==> flow/design.v <==
`timescale 1ns / 1ps
module pid_controller(
    input  logic        clk,
    input  logic        rst_n,
    input  logic [15:0] setpoint,
    input  logic [15:0] feedback,
    input  logic [15:0] Kp,
    input  logic [15:0] Ki,
    input  logic [15:0] Kd,
    input  logic [15:0] clk_prescaler,
    output logic [15:0] control_signal
);
    logic signed [16:0]  error_s;         
    logic signed [16:0]  prev_error_s;
    logic signed [31:0]  integral_s;      
    logic signed [31:0]  derivative_s;
    logic [15:0] clk_divider;
    logic        sampling_flag;
    logic signed [31:0] kp_mul, ki_mul;
    logic signed [31:0] kd_mul;
    logic signed [31:0] control_calc;
    always_ff @(posedge clk or negedge rst_n) begin
        if (!rst_n) begin
            clk_divider    <= 16'h0000;
            sampling_flag  <= 1'b0;
        end else if (clk_divider == clk_prescaler) begin
            clk_divider    <= 16'h0000;
            sampling_flag  <= 1'b1;
        end else begin
            clk_divider    <= clk_divider + 16'd1;
            sampling_flag  <= 1'b0;
        end
    end
    always_comb begin
        error_s = $signed({1'b0, setpoint}) - $signed({1'b0, feedback});
        kp_mul = $signed({1'b0, Kp}) * error_s;
        ki_mul = $signed({1'b0, Ki}) * error_s;
        kd_mul = $signed({1'b0, Kd}) * (error_s - prev_error_s);
        control_calc = kp_mul + integral_s + kd_mul;
    end
    always_ff @(posedge clk or negedge rst_n) begin
        if (!rst_n) begin
            prev_error_s   <= '0;
            integral_s     <= '0;
            derivative_s   <= '0;
            control_signal <= 16'h0000;
        end else if (sampling_flag) begin
            integral_s   <= integral_s + ki_mul;
            derivative_s <= kd_mul;
            control_signal <= control_calc[15:0];
            prev_error_s <= error_s;
        end
    end
endmodule
`timescale 1ns/1ps
module top (
  input  logic        clk,
  input  logic        rst_n,
  input  logic [15:0] setpoint,
  input  logic [15:0] feedback,
  input  logic [15:0] Kp,
  input  logic [15:0] Ki,
  input  logic [15:0] Kd,
  input  logic [15:0] clk_prescaler,
  output logic [15:0] control_signal
);
  pid_controller u_dut (
    .clk(clk),
    .rst_n(rst_n),
    .setpoint(setpoint),
    .feedback(feedback),
    .Kp(Kp),
    .Ki(Ki),
    .Kd(Kd),
    .clk_prescaler(clk_prescaler),
    .control_signal(control_signal)
  );
endmodule
# Reports on top
# What the tools print for top, step after step.
# Line numbers count from 1 in the design file above.
# Cell names lack the library's common part.
# A cell with -- has no value.
dict set report setup {
  top_module {top}
  clock {clk}
  library {sky130hd}
  lib_corner {tt_025C_1v80}
}

# Word level
# Counts by Yosys on the flattened word-level netlist (proc, flatten, opt, wreduce; memories kept). Register bits leave out memories and registers merged into their read ports (data or address); mux counts leave out enables and synchronous resets folded into registers. Print and check cells are left out. Cells with the same type and inputs are merged into one.
dict set report classes {
  n_addsub 6
  mul 3
  equal 1
  n_mux 2
}
# cell n
set ops {}
lappend ops {{multiplier 17 x 17 -> 32 bit} 1}
lappend ops {{multiplier 17 x 32 -> 16 bit} 1}
lappend ops {{multiplier 17 x 17 -> 16 bit} 1}
lappend ops {{adder 16 bit} 2}
lappend ops {{adder 32 bit} 1}
lappend ops {{subtractor 17 x 17 -> 18 bit} 1}
lappend ops {{subtractor 16 x 16 -> 17 bit} 1}
lappend ops {{adder 16 x 1 -> 16 bit with constant B} 1}
lappend ops {{== test 16 bit} 1}
lappend ops {{2-to-1 mux 16 bit} 1}
lappend ops {{2-to-1 mux 1 bit} 1}
dict set report word_totals {
  reg_bits 82
  input_bits 98
  word_cells 17
}

# Depth
# Depth = most cells in a row (Yosys ltp): at word level without a register or memory, in the mapped netlist without a sequential cell, where the memories' decode and read muxes count.
dict set report logic_depth {
  word_depth 4
  ABC_AREA 0
  depth_mapped 42
  ltp_nobuf 41
}

# Mapped cells and area
# Source: synth_stat.txt of the flow (Yosys; design flattened, memories mapped). It holds for the ABC_AREA given above (unset counts as 0); a run with the other value may have another netlist.
# cell_type n area_total_um2
set by_type {}
lappend by_type {fa_1 293 5.87E+03}
lappend by_type {ha_1 195 2439.84}
lappend by_type {dfrtp_1 65 1626.56}
lappend by_type {inv_1 411 1542.73}
lappend by_type {and2_1 181 1.13E+03}
lappend by_type {xnor2_1 113 989.699}
lappend by_type {nand2_1 221 829.546}
lappend by_type {xor2_1 32 280.269}
lappend by_type {xnor3_1 11 247.738}
lappend by_type {nor2b_1 36 225.216}
lappend by_type {clkbuf_1 57 213.955}
lappend by_type {o21ai_0 39 195.187}
lappend by_type {mux2_2 16 180.173}
lappend by_type {a21oi_1 30 150.144}
lappend by_type {nand2b_1 23 143.888}
lappend by_type {nor2_1 31 116.362}
lappend by_type {a21o_1 12 90.086}
lappend by_type {o21bai_1 9 67.565}
# Not listed: further types 34, cells in them 81.
dict set report synth_totals {
  cell_count 1856
  mapped_area_um2 16932.5
  flip_flops 65
}
# By module: a second synthesis without flattening, with its own total; a netlist apart from the flattened one above.
dict set report hier_totals {
  cells_unflattened 1945
  hier_area_um2 17204.0
}
# Each row is one instance without its submodules.
# mod instances cells mod_area_um2
set by_module {}
lappend by_module {pid_controller 1 1945 17204.0}
lappend by_module {top 1 0 0.0}

# Worst setup path after synthesis
# Path of least setup slack by OpenSTA after synthesis, without wires, with an ideal clock, recovery checks aside; 20% of the period is set as input and as output delay. Where synthesis merged equal registers, the netlist keeps one of their names.
dict set report synth_timing {
  path_kind {input to register}
  start {in setpoint[0]}
  end {reg u_dut.control_signal[15]}
  tclk_ns 12.5
  in_delay_ns 2.500
  setup_ns 0.125
  arrival_ns 12.774
  slack_ns -0.399
  delay_ns 10.399
  path_stages 40
  n_path_buf 1
  synth_period_reached_ns 12.899
}
# "delay_ns" is the arrival time less input delay plus setup time.
# "path_stages" counts driving pins, that of a launching flip-flop among them; a cell with two outputs on the path counts twice.
# "synth_period_reached_ns" = period - worst setup slack (recovery checks aside). The figure is calculated, with input and output delays left at 20% of the set period.
# The rows between start and end are the longest chain of elaborated cells between them; the timing report does not say that the signal goes this way. Where chains are equally long, one stands for them.
# A line is the first line of the expression or statement that the cell stems from. Yosys adds cells for indexed reads and writes and turns some case tables into memories.
dict set report synth_between {
  cell_sequence {inv_1 > ha_1 > inv_1 > fa_1 > a211oi_1 > o21bai_1 > a21oi_1 > xnor2_1 > clkbuf_1 > ha_1 > a21o_1 > a221oi_1 > a21bo_2 > a311oi_1 > xnor2_1 > and2_1 > fa_1 > inv_1 > (+4 left out) > inv_1 > fa_1 > fa_1 > fa_1 > inv_1 > fa_1 > xnor2_1 > xnor2_1 > xnor2_1 > xnor2_1 > xnor2_1 > xnor2_1 > xnor2_1 > xnor3_1 > xnor3_1 > xnor3_1 > xnor3_1 > mux2_4}
  elab_chain_cells 4
  cone_cells 6
  lines_between 4
  cone_classes {4 x add/sub; 2 x mul}
}
# item line
set synth_rtl {}
lappend synth_rtl {{from (decl)} 59} ;# input  logic [15:0] setpoint,
lappend synth_rtl {{subtractor 16 x 16 -> 17 bit} 35} ;# error_s = $signed({1'b0, setpoint}) - $signed({1'b0, feedback});
lappend synth_rtl {{multiplier 17 x 17 -> 16 bit} 36} ;# kp_mul = $signed({1'b0, Kp}) * error_s;
lappend synth_rtl {{adder 16 bit (2 in a row)} 39} ;# control_calc = kp_mul + integral_s + kd_mul;
lappend synth_rtl {{to (assign)} 46} ;# control_signal <= 16'h0000;
lappend synth_rtl {{to (assign)} 50} ;# control_signal <= control_calc[15:0];
lappend synth_rtl {{to (decl)} 11} ;# output logic [15:0] control_signal
# Nets of the timed path that keep an RTL name, with a line that drives or declares them; the list need not be complete.
# signal line
set synth_named_nets {}
lappend synth_named_nets {u_dut.error_s[6] 35}

# Worst path after layout
# Path of least setup slack in the final report of stored run 1 (OpenROAD, finished layout, wires in). Where an end is a register, its clock arrival counts in the times.
dict set report layout_timing {
  path_kind {input to register}
  start {in feedback[7]}
  end {reg u_dut.control_signal[15]}
  tclk_ns 13.6
  in_delay_ns 2.72
  setup_ns 0.11
  arrival_ns 14.55
  slack_ns -0.67
  path_stages 36
  n_path_buf 3
}
# The rows between start and end are the longest chain of elaborated cells between them; the timing report does not say that the signal goes this way. Where chains are equally long, one stands for them.
dict set report layout_between {
  cell_sequence {clkdlybuf4s50_1 > inv_1 > ha_1 > o21ai_0 > a21oi_2 > nand2_4 > buf_4 > o21ai_1 > a21oi_1 > xnor2_1 > ha_1 > xor2_1 > buf_4 > and2_1 > ha_1 > ha_1 > inv_1 > fa_1 > fa_1 > fa_2 > fa_1 > fa_1 > inv_2 > fa_2 > xnor2_4 > xnor2_2 > xnor2_2 > xnor2_2 > xnor2_2 > xnor2_2 > xnor2_1 > xnor3_1 > xnor3_1 > xnor3_1 > xnor3_1 > mux2_4}
  elab_chain_cells 4
  cone_cells 6
  lines_between 4
  cone_classes {4 x add/sub; 2 x mul}
}
# item line
set layout_rtl {}
lappend layout_rtl {{from (decl)} 60} ;# input  logic [15:0] feedback,
lappend layout_rtl {{subtractor 16 x 16 -> 17 bit} 35} ;# error_s = $signed({1'b0, setpoint}) - $signed({1'b0, feedback});
lappend layout_rtl {{multiplier 17 x 17 -> 16 bit} 36} ;# kp_mul = $signed({1'b0, Kp}) * error_s;
lappend layout_rtl {{adder 16 bit (2 in a row)} 39} ;# control_calc = kp_mul + integral_s + kd_mul;
lappend layout_rtl {{to (assign)} 46} ;# control_signal <= 16'h0000;
lappend layout_rtl {{to (assign)} 50} ;# control_signal <= control_calc[15:0];
lappend layout_rtl {{to (decl)} 11} ;# output logic [15:0] control_signal
# Nets of the timed path that keep an RTL name, with a line that drives or declares them; the list need not be complete.
# signal line
set layout_named_nets {}
lappend layout_named_nets {u_dut.error_s[14] 35}

Record of 2 stored runs of the RTL-to-layout flow on top, platform sky130hd. The runs are unordered. Constraints: input delay and output delay 20% of the set period each, output load 0.01 pF.
"period_reached_ns" = clock period - worst setup slack. The figure is calculated, with input and output delays left at 20% of the set period.
"worst_path_allowed_less_slack_ns": the worst setup path's part of the clock period (all of it between registers, 20% less for each end at a port) less its slack. A launch clock that arrives late makes it longer, a capture clock that arrives late makes it shorter.

[flow] stored run 1: files
==> flow/run.sh <==
#!/bin/bash
# the make line also repeats the synthesis and layout settings of config.mk as NAME=value (left out here)
make -C /OpenROAD-flow-scripts/flow DESIGN_CONFIG=/design/flow/config.mk WORK_HOME=/design/flow/orfs CLKGATE_MAP_FILE= finish
==> flow/config.mk <==
export PLATFORM = sky130hd
export DESIGN_NAME = top
export DESIGN_NICKNAME = top
export VERILOG_FILES = /design/flow/design.v
export SDC_FILE = /design/flow/constraint.sdc
export NUM_CORES = 4
export LEC_CHECK = 0
export CAP_MARGIN = 10
export CELL_PAD_IN_SITES_DETAIL_PLACEMENT = 2
export CORE_ASPECT_RATIO = 1.74
export CORE_MARGIN = 10
export CORE_UTILIZATION = 40
export CTS_CLUSTER_SIZE = 82
export GPL_ROUTABILITY_DRIVEN = 0
export GPL_TIMING_DRIVEN = 0
export HOLD_SLACK_MARGIN = 0.15
export MAX_ROUTING_LAYER = met4
export SLEW_MARGIN = 20
==> flow/constraint.sdc <==
create_clock -name core_clock -period 13.6 [get_ports {clk}]
set_input_delay 2.7200 -clock core_clock [delete_from_list [all_inputs] [get_ports {clk}]]
set_output_delay 2.7200 -clock core_clock [all_outputs]
set_load 0.01 [all_outputs]

[flow] stored run 1: metrics
[metrics] yosys_chip_area_um2 = 16932.5
[metrics] design.die.area_um2 = 51278.2
[metrics] finish.stdcell_area_um2 = 19986.7
[metrics] finish.utilization_pct = 47.7
[metrics] fin_ws_ns = -0.674
[metrics] timing.setup.tns_ns = -0.674
[metrics] ws_hold_ns = 0.527
[metrics] period_reached_ns = 14.274
[metrics] worst_path_allowed_less_slack_ns = 11.55
[metrics] worst_path_kind = input to register

[flow] stored run 2: files
==> flow/run.sh <==
#!/bin/bash
# the make line also repeats the synthesis and layout settings of config.mk as NAME=value (left out here)
make -C /OpenROAD-flow-scripts/flow DESIGN_CONFIG=/design/flow/config.mk WORK_HOME=/design/flow/orfs CLKGATE_MAP_FILE= finish
==> flow/config.mk <==
export PLATFORM = sky130hd
export DESIGN_NAME = top
export DESIGN_NICKNAME = top
export VERILOG_FILES = /design/flow/design.v
export SDC_FILE = /design/flow/constraint.sdc
export NUM_CORES = 4
export LEC_CHECK = 0
export CAP_MARGIN = 20
export CORE_MARGIN = 2
export CORE_UTILIZATION = 40
export SLEW_MARGIN = 20
==> flow/constraint.sdc <==
create_clock -name core_clock -period 12.5 [get_ports {clk}]
set_input_delay 2.5000 -clock core_clock [delete_from_list [all_inputs] [get_ports {clk}]]
set_output_delay 2.5000 -clock core_clock [all_outputs]
set_load 0.01 [all_outputs]

[flow] stored run 2: metrics
[metrics] yosys_chip_area_um2 = 16932.5
[metrics] design.die.area_um2 = 43993.0
[metrics] finish.stdcell_area_um2 = 19608.8
[metrics] finish.utilization_pct = 46.9
[metrics] fin_ws_ns = 0.445
[metrics] timing.setup.tns_ns = 0.000
[metrics] ws_hold_ns = 0.502
[metrics] period_reached_ns = 12.055
[metrics] worst_path_allowed_less_slack_ns = 9.55
[metrics] worst_path_kind = input to register
